==> flow/design.v <==
module INV_IP #(parameter IP_WIDTH = 6) (
    IN_1, IN_2,
    OUT_INV
);
input  [IP_WIDTH-1:0] IN_1, IN_2;
output [IP_WIDTH-1:0] OUT_INV;
parameter LOOP_IDX = 8;
genvar i;
reg [IP_WIDTH-1:0] old_r [0:LOOP_IDX-1];
reg [IP_WIDTH-1:0] r [0:LOOP_IDX-1];
reg [IP_WIDTH-1:0] q [0:LOOP_IDX-1];
reg signed [IP_WIDTH-1:0] old_t [0:LOOP_IDX-1];
reg [3:0] index [1:LOOP_IDX-1];
reg signed [IP_WIDTH-1:0] t [0:LOOP_IDX-1];
generate
for(i=0;i<LOOP_IDX;i=i+1) begin: loop_old_r
    always@(*) begin
        if(i==0) begin
            old_r[0] = (IN_1 > IN_2)? IN_1:IN_2;
        end
        else begin
            old_r[i] = r[i-1];        
        end
    end
end
endgenerate
generate
for(i=0;i<LOOP_IDX;i=i+1) begin: loop_r
    always@(*) begin
        if(i==0) begin
            r[0] = (IN_1 > IN_2)? IN_2:IN_1;
        end
        else begin
            if(r[i-1]!=0)
                r[i] = old_r[i-1] - q[i-1] * r[i-1];
            else
                r[i] = 0;
        end
    end
end
endgenerate
generate
for(i=0;i<LOOP_IDX;i=i+1) begin: loop_q
    always@(*) begin
        if(r[i]!=0)
            q[i] = old_r[i] / r[i];
        else
            q[i] = 0;
    end
end
endgenerate
generate
for(i=0;i<LOOP_IDX;i=i+1) begin: loop_old_t
    always@(*) begin
        if(i==0) begin
            old_t[0] = 0;    
        end
        else begin
            if(r[i-1]!=0) begin
                old_t[i] = t[i-1];
            end
            else
                old_t[i] = 0;
        end
    end
end
endgenerate
generate
for(i=1;i<LOOP_IDX;i=i+1) begin: loop_index
    always@(*) begin
            if(r[i-1]!=0) begin
                index[i] = i;
            end
            else
                index[i] = index[i-1];
    end
end
endgenerate
generate
for(i=0;i<LOOP_IDX;i=i+1) begin: loop_t
    always@(*) begin
        if(i==0) begin
            t[0] = 1;    
        end
        else begin
            if(r[i-1]!=0)
                t[i] = old_t[i-1] - q[i-1] * t[i-1];
            else
                t[i] = 0;
        end
    end
end
endgenerate
assign OUT_INV = (old_t[index[LOOP_IDX-1]][IP_WIDTH-1]==1)? old_t[index[LOOP_IDX-1]]+old_r[0]:old_t[index[LOOP_IDX-1]];
endmodule
module EC_TOP(
    clk, rst_n, in_valid,
    in_Px, in_Py, in_Qx, in_Qy, in_prime, in_a,
    out_valid, out_Rx, out_Ry
);
input clk, rst_n, in_valid;
input [6-1:0] in_Px, in_Py, in_Qx, in_Qy, in_prime, in_a;
output reg out_valid;
output reg [6-1:0] out_Rx, out_Ry;
localparam S_IDLE = 0;
localparam S_IN_DATA = 1;
localparam S_P_ADD = 2;
localparam S_P_DOU = 3;
localparam S_XR_YR = 4;
localparam S_OUT = 5;
parameter IP_WIDTH = 6;
reg [2:0] current_state, next_state;
reg [3:0] cnt_s_p;
reg [2:0] cnt_xr_yr;
reg [5:0] px_reg;
reg [5:0] py_reg;
reg [5:0] qx_reg;
reg [5:0] qy_reg;
reg [5:0] a_reg;
reg [5:0] prime_reg;
wire [5:0] p_sub_xp;
wire [5:0] p_sub_yp;
wire [5:0] p_sub_xq;
wire [5:0] p_sub_xr;
wire [6:0] xq_xp1;
wire [6:0] yq_yp1;
wire [7:0] xr_w;
wire [6:0] xp2_3_a;
reg [5:0] xr_reg ;
reg [5:0] s_reg;
reg [11:0] mod_in;
wire [5:0] mod_out;
reg [IP_WIDTH-1:0]  IN_2;
wire [IP_WIDTH-1:0] OUT_INV;
reg [5:0] yp2_ip;
wire [6:0] xp_xr1;
wire [11:0]mul_out;
reg [5:0] mul_in1, mul_in2;
wire [6:0] s_xp_xr1_yp1;
always@(posedge clk or negedge rst_n) begin
    if(!rst_n)
        current_state <= S_IDLE;
    else
        current_state <= next_state;
end
always@(*) begin
    case (current_state)
        S_IDLE:    next_state = in_valid? S_IN_DATA:S_IDLE;
        S_IN_DATA: next_state = (px_reg==qx_reg && py_reg==qy_reg)? S_P_DOU:S_P_ADD;
        S_P_ADD:   next_state = (cnt_s_p==4)? S_XR_YR:S_P_ADD;
        S_P_DOU:   next_state = (cnt_s_p==8)? S_XR_YR:S_P_DOU;
        S_XR_YR:   next_state = (cnt_xr_yr==6)? S_OUT:S_XR_YR;
        S_OUT:     next_state = S_IDLE;
        default: next_state = S_IDLE;
    endcase
end
always @(posedge clk or negedge rst_n) begin
    if (!rst_n) 
        cnt_s_p <= 0;    
    else begin
        if(current_state==S_P_ADD && cnt_s_p<=3)
            cnt_s_p <= cnt_s_p + 1;
        else if(current_state==S_P_DOU && cnt_s_p<=7)
            cnt_s_p <= cnt_s_p + 1;
        else
            cnt_s_p <= 0;
    end  
end
always @(posedge clk or negedge rst_n) begin
    if (!rst_n) 
        cnt_xr_yr <= 0;    
    else begin
        if(current_state==S_XR_YR && cnt_xr_yr<=5)
            cnt_xr_yr <= cnt_xr_yr + 1;
        else
            cnt_xr_yr <= 0;
    end  
end
always@(posedge clk or negedge rst_n) begin
    if(!rst_n) 
        px_reg <= 0;
    else begin
        if(in_valid)
            px_reg <= in_Px;
    end
end
always@(posedge clk or negedge rst_n) begin
    if(!rst_n) 
        py_reg <= 0;
    else begin
        if(in_valid)
            py_reg <= in_Py;
    end
end
always@(posedge clk or negedge rst_n) begin
    if(!rst_n) 
        qx_reg <= 0;
    else begin
        if(in_valid)
            qx_reg <= in_Qx;
    end
end
always@(posedge clk or negedge rst_n) begin
    if(!rst_n) 
        qy_reg <= 0;
    else begin
        if(in_valid)
            qy_reg <= in_Qy;
    end
end
always@(posedge clk or negedge rst_n) begin
    if(!rst_n) 
        a_reg <= 0;
    else begin
        if(in_valid)
            a_reg <= in_a;
    end
end
always@(posedge clk or negedge rst_n) begin
    if(!rst_n) 
        prime_reg <= 2;
    else begin
        if(in_valid)
            prime_reg <= in_prime;
    end
end
assign p_sub_xp = prime_reg - px_reg;
assign p_sub_yp = prime_reg - py_reg;
assign p_sub_xq = prime_reg - qx_reg;
assign p_sub_xr = prime_reg - mod_out;
assign xq_xp1 = qx_reg + p_sub_xp;    
assign yq_yp1 = qy_reg + p_sub_yp;    
assign xr_w = mod_out + p_sub_xp + p_sub_xq;  
assign xp_xr1 = px_reg + p_sub_xr;
assign s_xp_xr1_yp1 = mod_out + p_sub_yp;
assign xp2_3_a = mod_out + a_reg;
always@(posedge clk or negedge rst_n) begin
    if(!rst_n)
        s_reg <= 0;
    else begin
        if(current_state==S_P_ADD && cnt_s_p==4 || current_state==S_P_DOU && cnt_s_p==8)
            s_reg <= mod_out;
    end
end
always @(posedge clk or negedge rst_n) begin
    if (!rst_n) begin
       xr_reg <= 0;
    end
    else begin
        if(cnt_xr_yr==2) 
            xr_reg <= mod_out;
    end
end
always @(posedge clk or negedge rst_n) begin
    if(!rst_n)
        mod_in <= 0;
    else begin
        if(current_state==S_P_ADD) begin
            case(cnt_s_p)
                'd0: mod_in <= xq_xp1;
                'd1: mod_in <= yq_yp1;
                'd3: mod_in <= mul_out;
            endcase
        end
        else if(current_state==S_P_DOU) begin
            case(cnt_s_p)
                'd0: mod_in <= {py_reg, 1'b0};
                'd2: mod_in <= mul_out;
                'd4: mod_in <= mul_out;
                'd5: mod_in <= xp2_3_a;
                'd7: mod_in <= mul_out;
            endcase
        end
        else if(current_state==S_XR_YR) begin
             case(cnt_xr_yr)
                'd0: mod_in <= mul_out;
                'd1: mod_in <= xr_w;
                'd2: mod_in <= xp_xr1;
                'd4: mod_in <= mul_out;
                'd5: mod_in <= s_xp_xr1_yp1;
            endcase
        end
    end
end
assign mod_out = mod_in % prime_reg;
always@(posedge clk or negedge rst_n) begin
    if(!rst_n)
        IN_2 <= 0;
    else begin
        if((current_state==S_P_ADD || current_state==S_P_DOU) && cnt_s_p==1) begin
            IN_2 <= mod_out;
        end
    end
end
INV_IP #(.IP_WIDTH(IP_WIDTH)) I_INV_IP ( .IN_1(prime_reg), .IN_2(IN_2), . OUT_INV(OUT_INV));
always@(posedge clk or negedge rst_n) begin
    if(!rst_n) 
        yp2_ip <= 0;
    else begin
        if(current_state==S_P_DOU && cnt_s_p==2)
            yp2_ip <= OUT_INV;
    end
end
always @(posedge clk or negedge rst_n) begin
    if(!rst_n)
        mul_in1 <= 0;
    else begin
         if(current_state==S_P_ADD) begin
            case(cnt_s_p)
                'd2: mul_in1 <= mod_out;
                'd4: mul_in1 <= mod_out;
            endcase
        end
        else if(current_state==S_P_DOU) begin
            case(cnt_s_p)
                'd1: mul_in1 <= px_reg;
                'd3: mul_in1 <= 3;
                'd6: mul_in1 <= mod_out;
                'd8: mul_in1 <= mod_out;
            endcase
        end
        else if(current_state==S_XR_YR) begin
            case(cnt_xr_yr)
                'd3: mul_in1 <= s_reg;
            endcase
        end
    end
end
always @(posedge clk or negedge rst_n) begin
    if(!rst_n)
        mul_in2 <= 0;
    else begin
         if(current_state==S_P_ADD) begin
            case(cnt_s_p)
                'd2: mul_in2 <= OUT_INV;
                'd4: mul_in2 <= mod_out;
            endcase
        end
        else if(current_state==S_P_DOU) begin
            case(cnt_s_p)
                'd1: mul_in2 <= px_reg;
                'd3: mul_in2 <= mod_out;
                'd6: mul_in2 <= yp2_ip;
                'd8: mul_in2 <= mod_out;
            endcase
        end
        else if(current_state==S_XR_YR) begin
            case(cnt_xr_yr)
                'd3: mul_in2 <= mod_out;
            endcase
        end
    end
end
assign mul_out = mul_in1 * mul_in2;
always @(posedge clk or negedge rst_n) begin
    if(!rst_n)
        out_valid <= 0;
    else begin
        if(cnt_xr_yr==6)
            out_valid <= 1;
        else
            out_valid <= 0;
    end
end
always @(posedge clk or negedge rst_n) begin
    if(!rst_n)
        out_Rx <= 0;
    else begin
        if(cnt_xr_yr==6)
            out_Rx <= xr_reg;
        else
            out_Rx <= 0;
    end
end
always @(posedge clk or negedge rst_n) begin
    if(!rst_n)
        out_Ry <= 0;
    else begin
        if(cnt_xr_yr==6)
            out_Ry <= mod_out;
        else
            out_Ry <= 0;
    end
end
endmodule
### Tool chain data of EC_TOP

The steps from the RTL of EC_TOP to its reports follow in flow order.
Lines are those of the file above, counted from 1.
The mark -- stands for no value.

* top module: EC_TOP
* clock input: clk
* cell library: sky130hd
* timing corner: tt_025C_1v80

### Word-level counts

Source: Yosys, flattened and elaborated. Widths are those after wreduce. Registers that Yosys merges into a memory's read port (data or address) are not register bits. Print and check cells do not count.

* $add $sub $neg: 26
* multipliers: 12
* div/mod/pow operators: 7
* $lt $le $gt $ge: 4
* equality and inequality tests: 33
* multiplexer cells: 66
* reductions and logical operators: 32

Operators by type and width (count)
* multiplier 6 x 6 -> 6 bit: 11
* two-way mux 6 bit: 38
* divider 6 x 6 -> 6 bit: 6
* subtractor 6 bit: 14
* remainder unit 12 x 6 -> 12 bit: 1
* multiplier 6 x 6 -> 12 bit: 1
* case mux 12 bit (select 3 bit): 2
* nonzero test 6 bit: 8
* case mux 12 bit (select 4 bit): 1
* case mux 6 bit (select 8 bit): 1
* adder 6 x 6 -> 7 bit: 6
* case mux 6 bit (select 3 bit): 2
* two-way mux 12 bit: 3
* two-way mux 3 bit: 10
* == test 3 bit with constant B: 8
* == test 3 x 2 -> 1 bit with constant B: 6
* == test 4 x 3 -> 1 bit with constant B: 4
* != test 5 x 4 -> 1 bit with constant B: 3
* case mux 3 bit (select 5 bit): 1
* AND reduction 4 bit: 3
* == test 6 bit: 2
* case mux 6 bit (select 2 bit): 1
* == test 3 x 1 -> 1 bit with constant B: 3
* logical NOT 3 bit: 3
* logical AND 1 bit: 8
* OR reduction 2 bit: 4
* == test 4 x 2 -> 1 bit with constant B: 2
* adder 7 x 6 -> 8 bit: 1

Not listed: further kinds 20, cells in them 27.

* register bits after elaboration: 107
* bits of input ports: 39
* output and inout port bits: 13
* elaborated cells: 199

### Depth

Yosys ltp: most cells in a row. Word level: on the elaborated netlist, between registers, memories and ports. Mapped: between sequential cells and ports; inverters and the memories' decode and read muxes count.

* depth after elaboration: 40
* ABC_AREA: 0
* gate-level depth with buffers: 359

### Synthesis result

Yosys stat after the flow's synthesis: flattened, memories mapped to cells. It holds for the ABC_AREA given above (unset counts as 0); a run with the other value may have another netlist.

Cell types
* sky130_fd_sc_hd__ha_1: count 416, total area 5.2E+03 um^2
* sky130_fd_sc_hd__dfrtp_1: count 108, total area 2.7E+03 um^2
* sky130_fd_sc_hd__fa_1: count 109, total area 2.18E+03 um^2
* sky130_fd_sc_hd__xnor2_1: count 151, total area 1.32E+03 um^2
* sky130_fd_sc_hd__nor2_1: count 299, total area 1.12E+03 um^2
* sky130_fd_sc_hd__inv_1: count 292, total area 1.1E+03 um^2
* sky130_fd_sc_hd__a21oi_1: count 190, total area 950.912 um^2
* sky130_fd_sc_hd__nand2_1: count 234, total area 878.342 um^2
* sky130_fd_sc_hd__o21ai_0: count 153, total area 765.734 um^2
* sky130_fd_sc_hd__xor2_1: count 87, total area 761.981 um^2
* sky130_fd_sc_hd__o21a_1: count 91, total area 683.155 um^2
* sky130_fd_sc_hd__a21o_1: count 86, total area 645.619 um^2
* sky130_fd_sc_hd__mux2_2: count 53, total area 596.822 um^2
* sky130_fd_sc_hd__nor3_1: count 109, total area 545.523 um^2
* sky130_fd_sc_hd__mux2i_1: count 51, total area 510.49 um^2
* sky130_fd_sc_hd__nand2b_1: count 61, total area 381.616 um^2
* sky130_fd_sc_hd__clkbuf_1: count 82, total area 307.795 um^2
* sky130_fd_sc_hd__nor2b_1: count 39, total area 243.984 um^2

Not listed: further types 82, cells in them 487.

* mapped cells: 3098
* chip area (Yosys): 24641.1 um^2
* sequential part of the area: 2755.1 um^2
* flip-flops: 110
* buffers: 94

By module: a second synthesis without flattening, with its own total; a netlist apart from the flattened one above.

* cell total of the unflattened synthesis: 3256
* area (unflattened synthesis): 25717.2 um^2

Each row is one instance without its submodules.

Modules
* INV_IP (IP_WIDTH=6): instances 1, cells 1864, area 13850.8 um^2, sequential area 0.0 um^2
* EC_TOP: instances 1, cells 1392, area 11866.4 um^2, sequential area 2755.1 um^2

### Path before layout

Path of least setup slack by OpenSTA after synthesis, without wires, with an ideal clock, recovery checks aside; 20% of the period is set as input and as output delay. Where synthesis merged equal registers, the netlist keeps one of their names.

* path kind: register to register
* start point: register prime_reg[0]
* end point: register mul_in2[5]
* clock period: 77.0 ns
* arrival time: 66.744 ns
* required time: 76.879 ns
* path slack: 10.134 ns
* delay of the path: 66.865 ns
* driving pins on the path: 339
* buffers on the path: 22
* synthesis period reached: 66.866 ns

"delay of the path" = arrival - input delay + setup time.
"driving pins on the path": output pins that drive a net of the path, with the launching flip-flop's if there is one; two outputs of one cell count as two.
"synthesis period reached" = period - worst setup slack (recovery checks aside). The figure is calculated, with input and output delays left at 20% of the set period.
The rows between start and end are the longest chain of elaborated cells between them; the timing report does not say that the signal goes this way. Where chains are equally long, one stands for them.
Each line given opens the expression or statement behind the cell; cells for indexed reads and writes are added by Yosys, which also makes memories of some case tables.
At most two assigning lines are given for a register; there are more.

* cell sequence: sky130_fd_sc_hd__dfrtp_1 -> sky130_fd_sc_hd__clkbuf_1 -> sky130_fd_sc_hd__clkinv_1 -> sky130_fd_sc_hd__ha_1 -> sky130_fd_sc_hd__nor2b_1 -> sky130_fd_sc_hd__o2111ai_2 -> sky130_fd_sc_hd__a31oi_2 -> sky130_fd_sc_hd__buf_2 -> sky130_fd_sc_hd__clkbuf_1 -> sky130_fd_sc_hd__clkbuf_1 -> sky130_fd_sc_hd__nor2_1 -> sky130_fd_sc_hd__a21oi_1 -> sky130_fd_sc_hd__ha_1 -> sky130_fd_sc_hd__o21a_1 -> sky130_fd_sc_hd__nor2_1 -> sky130_fd_sc_hd__nor2_1 -> sky130_fd_sc_hd__nor2_1 -> sky130_fd_sc_hd__a21oi_1 -> (+303 left out) -> sky130_fd_sc_hd__ha_1 -> sky130_fd_sc_hd__o41a_1 -> sky130_fd_sc_hd__xnor3_1 -> sky130_fd_sc_hd__xnor2_1 -> sky130_fd_sc_hd__and3_1 -> sky130_fd_sc_hd__o2111ai_2 -> sky130_fd_sc_hd__buf_6 -> sky130_fd_sc_hd__mux2i_1 -> sky130_fd_sc_hd__a21oi_1 -> sky130_fd_sc_hd__inv_1 -> sky130_fd_sc_hd__ha_1 -> sky130_fd_sc_hd__a21o_1 -> sky130_fd_sc_hd__a21oi_1 -> sky130_fd_sc_hd__o21bai_1 -> sky130_fd_sc_hd__a21oi_1 -> sky130_fd_sc_hd__xor2_1 -> sky130_fd_sc_hd__nor3b_1 -> sky130_fd_sc_hd__o22a_1
* length of the longest elaborated chain: 40
* elaborated cells between the ends (all ways): 89
* classes of those cells: add/sub (13); mul (11); div (7); compare (1); eq/ne (7); mux (42); reduce/logical (8)

Ends and longest elaborated chain, after synthesis
* from (decl): RTL line 120 `reg [5:0] prime_reg;`
* from (assign): RTL line 221 `prime_reg <= 2;`
* from (assign): RTL line 224 `prime_reg <= in_prime;`
* > comparator 6 bit: RTL line 19 `old_r[0] = (IN_1 > IN_2)? IN_1:IN_2;`
* two-way mux 6 bit: RTL line 19
* divider 6 x 6 -> 6 bit: RTL line 46 `q[i] = old_r[i] / r[i];`
* two-way mux 6 bit: RTL line 45 `if(r[i]!=0)`
* multiplier 6 x 6 -> 6 bit: RTL line 35 `r[i] = old_r[i-1] - q[i-1] * r[i-1];`
* subtractor 6 bit: RTL line 35
* two-way mux 6 bit: RTL line 34 `if(r[i-1]!=0)`
* (+26 left out)
* two-way mux 3 bit: RTL line 71 `if(r[i-1]!=0) begin`
* == test 3 bit: RTL line 94 `assign OUT_INV = (old_t[index[LOOP_IDX-1]][IP_WIDTH-1]==1)? old_t[index[LOOP_IDX-1]]+old_r[0]:old_t[index[LOOP ...`
* case mux 6 bit (select 8 bit): RTL line 94
* adder 6 bit: RTL line 94
* two-way mux 6 bit: RTL line 94
* case mux 6 bit (select 2 bit): RTL line 334 `case(cnt_s_p)`
* two-way mux 6 bit: RTL line 333 `if(current_state==S_P_ADD) begin`
* to (assign): RTL line 336 `'d4: mul_in2 <= mod_out;`
* to (assign): RTL line 341 `'d1: mul_in2 <= px_reg;`
* to (decl): RTL line 138 `reg [5:0] mul_in1, mul_in2;`

### Timing after layout

Path of least setup slack in the final report of run 1 (OpenROAD, finished layout, wires in). Where an end is a register, its clock arrival counts in the times.

* path kind: register to register
* start point: register prime_reg[1]
* end point: register mul_in2[5]
* clock period: 72.4 ns
* arrival time: 67.97 ns
* required time: 72.65 ns
* path slack: 4.68 ns
* driving pins on the path: 334
* buffers on the path: 6

The rows between start and end are the longest chain of elaborated cells between them; the timing report does not say that the signal goes this way. Where chains are equally long, one stands for them.
At most two assigning lines are given for a register; there are more.

* cell sequence: sky130_fd_sc_hd__dfstp_4 -> sky130_fd_sc_hd__ha_1 -> sky130_fd_sc_hd__nor2b_1 -> sky130_fd_sc_hd__o2111ai_4 -> sky130_fd_sc_hd__a31oi_4 -> sky130_fd_sc_hd__buf_4 -> sky130_fd_sc_hd__nor2_1 -> sky130_fd_sc_hd__a21oi_1 -> sky130_fd_sc_hd__buf_4 -> sky130_fd_sc_hd__ha_1 -> sky130_fd_sc_hd__o21a_1 -> sky130_fd_sc_hd__nor2_2 -> sky130_fd_sc_hd__nor2_1 -> sky130_fd_sc_hd__nor2_1 -> sky130_fd_sc_hd__a21oi_1 -> sky130_fd_sc_hd__ha_1 -> sky130_fd_sc_hd__nand2_1 -> sky130_fd_sc_hd__a311oi_2 -> (+298 left out) -> sky130_fd_sc_hd__fa_1 -> sky130_fd_sc_hd__ha_1 -> sky130_fd_sc_hd__o41a_1 -> sky130_fd_sc_hd__xnor3_1 -> sky130_fd_sc_hd__xnor2_1 -> sky130_fd_sc_hd__and3_1 -> sky130_fd_sc_hd__o2111ai_4 -> sky130_fd_sc_hd__mux2i_1 -> sky130_fd_sc_hd__a21oi_2 -> sky130_fd_sc_hd__inv_1 -> sky130_fd_sc_hd__ha_1 -> sky130_fd_sc_hd__a21o_1 -> sky130_fd_sc_hd__a21oi_1 -> sky130_fd_sc_hd__o21bai_1 -> sky130_fd_sc_hd__a21oi_1 -> sky130_fd_sc_hd__xor2_1 -> sky130_fd_sc_hd__nor3b_1 -> sky130_fd_sc_hd__o22a_1
* length of the longest elaborated chain: 40
* elaborated cells between the ends (all ways): 89
* classes of those cells: add/sub (13); mul (11); div (7); compare (1); eq/ne (7); mux (42); reduce/logical (8)

Ends and longest elaborated chain, post-layout
* from (decl): RTL line 120 `reg [5:0] prime_reg;`
* from (assign): RTL line 221 `prime_reg <= 2;`
* from (assign): RTL line 224 `prime_reg <= in_prime;`
* > comparator 6 bit: RTL line 19 `old_r[0] = (IN_1 > IN_2)? IN_1:IN_2;`
* two-way mux 6 bit: RTL line 19
* divider 6 x 6 -> 6 bit: RTL line 46 `q[i] = old_r[i] / r[i];`
* two-way mux 6 bit: RTL line 45 `if(r[i]!=0)`
* multiplier 6 x 6 -> 6 bit: RTL line 35 `r[i] = old_r[i-1] - q[i-1] * r[i-1];`
* subtractor 6 bit: RTL line 35
* two-way mux 6 bit: RTL line 34 `if(r[i-1]!=0)`
* (+26 left out)
* two-way mux 3 bit: RTL line 71 `if(r[i-1]!=0) begin`
* == test 3 bit: RTL line 94 `assign OUT_INV = (old_t[index[LOOP_IDX-1]][IP_WIDTH-1]==1)? old_t[index[LOOP_IDX-1]]+old_r[0]:old_t[index[LOOP ...`
* case mux 6 bit (select 8 bit): RTL line 94
* adder 6 bit: RTL line 94
* two-way mux 6 bit: RTL line 94
* case mux 6 bit (select 2 bit): RTL line 334 `case(cnt_s_p)`
* two-way mux 6 bit: RTL line 333 `if(current_state==S_P_ADD) begin`
* to (assign): RTL line 336 `'d4: mul_in2 <= mod_out;`
* to (assign): RTL line 341 `'d1: mul_in2 <= px_reg;`
* to (decl): RTL line 138 `reg [5:0] mul_in1, mul_in2;`

Appendix: measured runs

Settings and measured results of 2 stored flow runs for module EC_TOP (sky130hd), not sorted in any way. The constraints put input and output delay at 20% of the set period each and load the outputs with 0.01 pF.
"allowed time less slack (worst setup path)" is the time allowed to the run's worst setup path (the clock period less input and output delay, where it has them) less its slack. Clock arrival times count: a late capture clock shortens it, a late launch clock lengthens it.

### Run 1

==> flow/run.sh <==
#!/bin/bash
# the make line also repeats the synthesis and layout settings of config.mk as NAME=value (left out here)
make -C /OpenROAD-flow-scripts/flow DESIGN_CONFIG=/design/flow/config.mk WORK_HOME=/design/flow/orfs CLKGATE_MAP_FILE= finish
==> flow/config.mk <==
export PLATFORM = sky130hd
export DESIGN_NAME = EC_TOP
export DESIGN_NICKNAME = EC_TOP
export VERILOG_FILES = /design/flow/design.v
export SDC_FILE = /design/flow/constraint.sdc
export NUM_CORES = 4
export LEC_CHECK = 0
export CAP_MARGIN = 20
export CORE_MARGIN = 2
export CORE_UTILIZATION = 64
export SLEW_MARGIN = 20
==> flow/constraint.sdc <==
create_clock -name core_clock -period 72.4 [get_ports {clk}]
set_input_delay 14.4800 -clock core_clock [delete_from_list [all_inputs] [get_ports {clk}]]
set_output_delay 14.4800 -clock core_clock [all_outputs]
set_load 0.01 [all_outputs]

Results of run 1:
- Total negative setup slack: 0.000 ns
- Die area: 40,088.0 um^2
- Area of the synthesized netlist: 24,641.1 um^2
- Worst slack on setup checks: 4.681 ns
- Standard-cell area after routing: 26,366.5 um^2
- Worst hold slack: 0.427 ns
- Allowed time less slack (worst setup path): 67.72 ns
- Critical path kind: register to register

### Run 2

==> flow/run.sh <==
#!/bin/bash
# the make line also repeats the synthesis and layout settings of config.mk as NAME=value (left out here)
make -C /OpenROAD-flow-scripts/flow DESIGN_CONFIG=/design/flow/config.mk WORK_HOME=/design/flow/orfs CLKGATE_MAP_FILE= finish
==> flow/config.mk <==
export PLATFORM = sky130hd
export DESIGN_NAME = EC_TOP
export DESIGN_NICKNAME = EC_TOP
export VERILOG_FILES = /design/flow/design.v
export SDC_FILE = /design/flow/constraint.sdc
export NUM_CORES = 4
export LEC_CHECK = 0
export CAP_MARGIN = 20
export CELL_PAD_IN_SITES_DETAIL_PLACEMENT = 2
export CORE_MARGIN = 2
export CORE_UTILIZATION = 40
export MAX_ROUTING_LAYER = met4
export SLEW_MARGIN = 20
==> flow/constraint.sdc <==
create_clock -name core_clock -period 77.0 [get_ports {clk}]
set_input_delay 15.4000 -clock core_clock [delete_from_list [all_inputs] [get_ports {clk}]]
set_output_delay 15.4000 -clock core_clock [all_outputs]
set_load 0.01 [all_outputs]

Results of run 2:
- Total negative setup slack: -7.168 ns
- Die area: 63,604.8 um^2
- Area of the synthesized netlist: 24,641.1 um^2
- Worst slack on setup checks: -0.935 ns
- Standard-cell area after routing: 26,845.7 um^2
- Worst hold slack: 0.466 ns
- Allowed time less slack (worst setup path): 77.94 ns
- Critical path kind: register to register
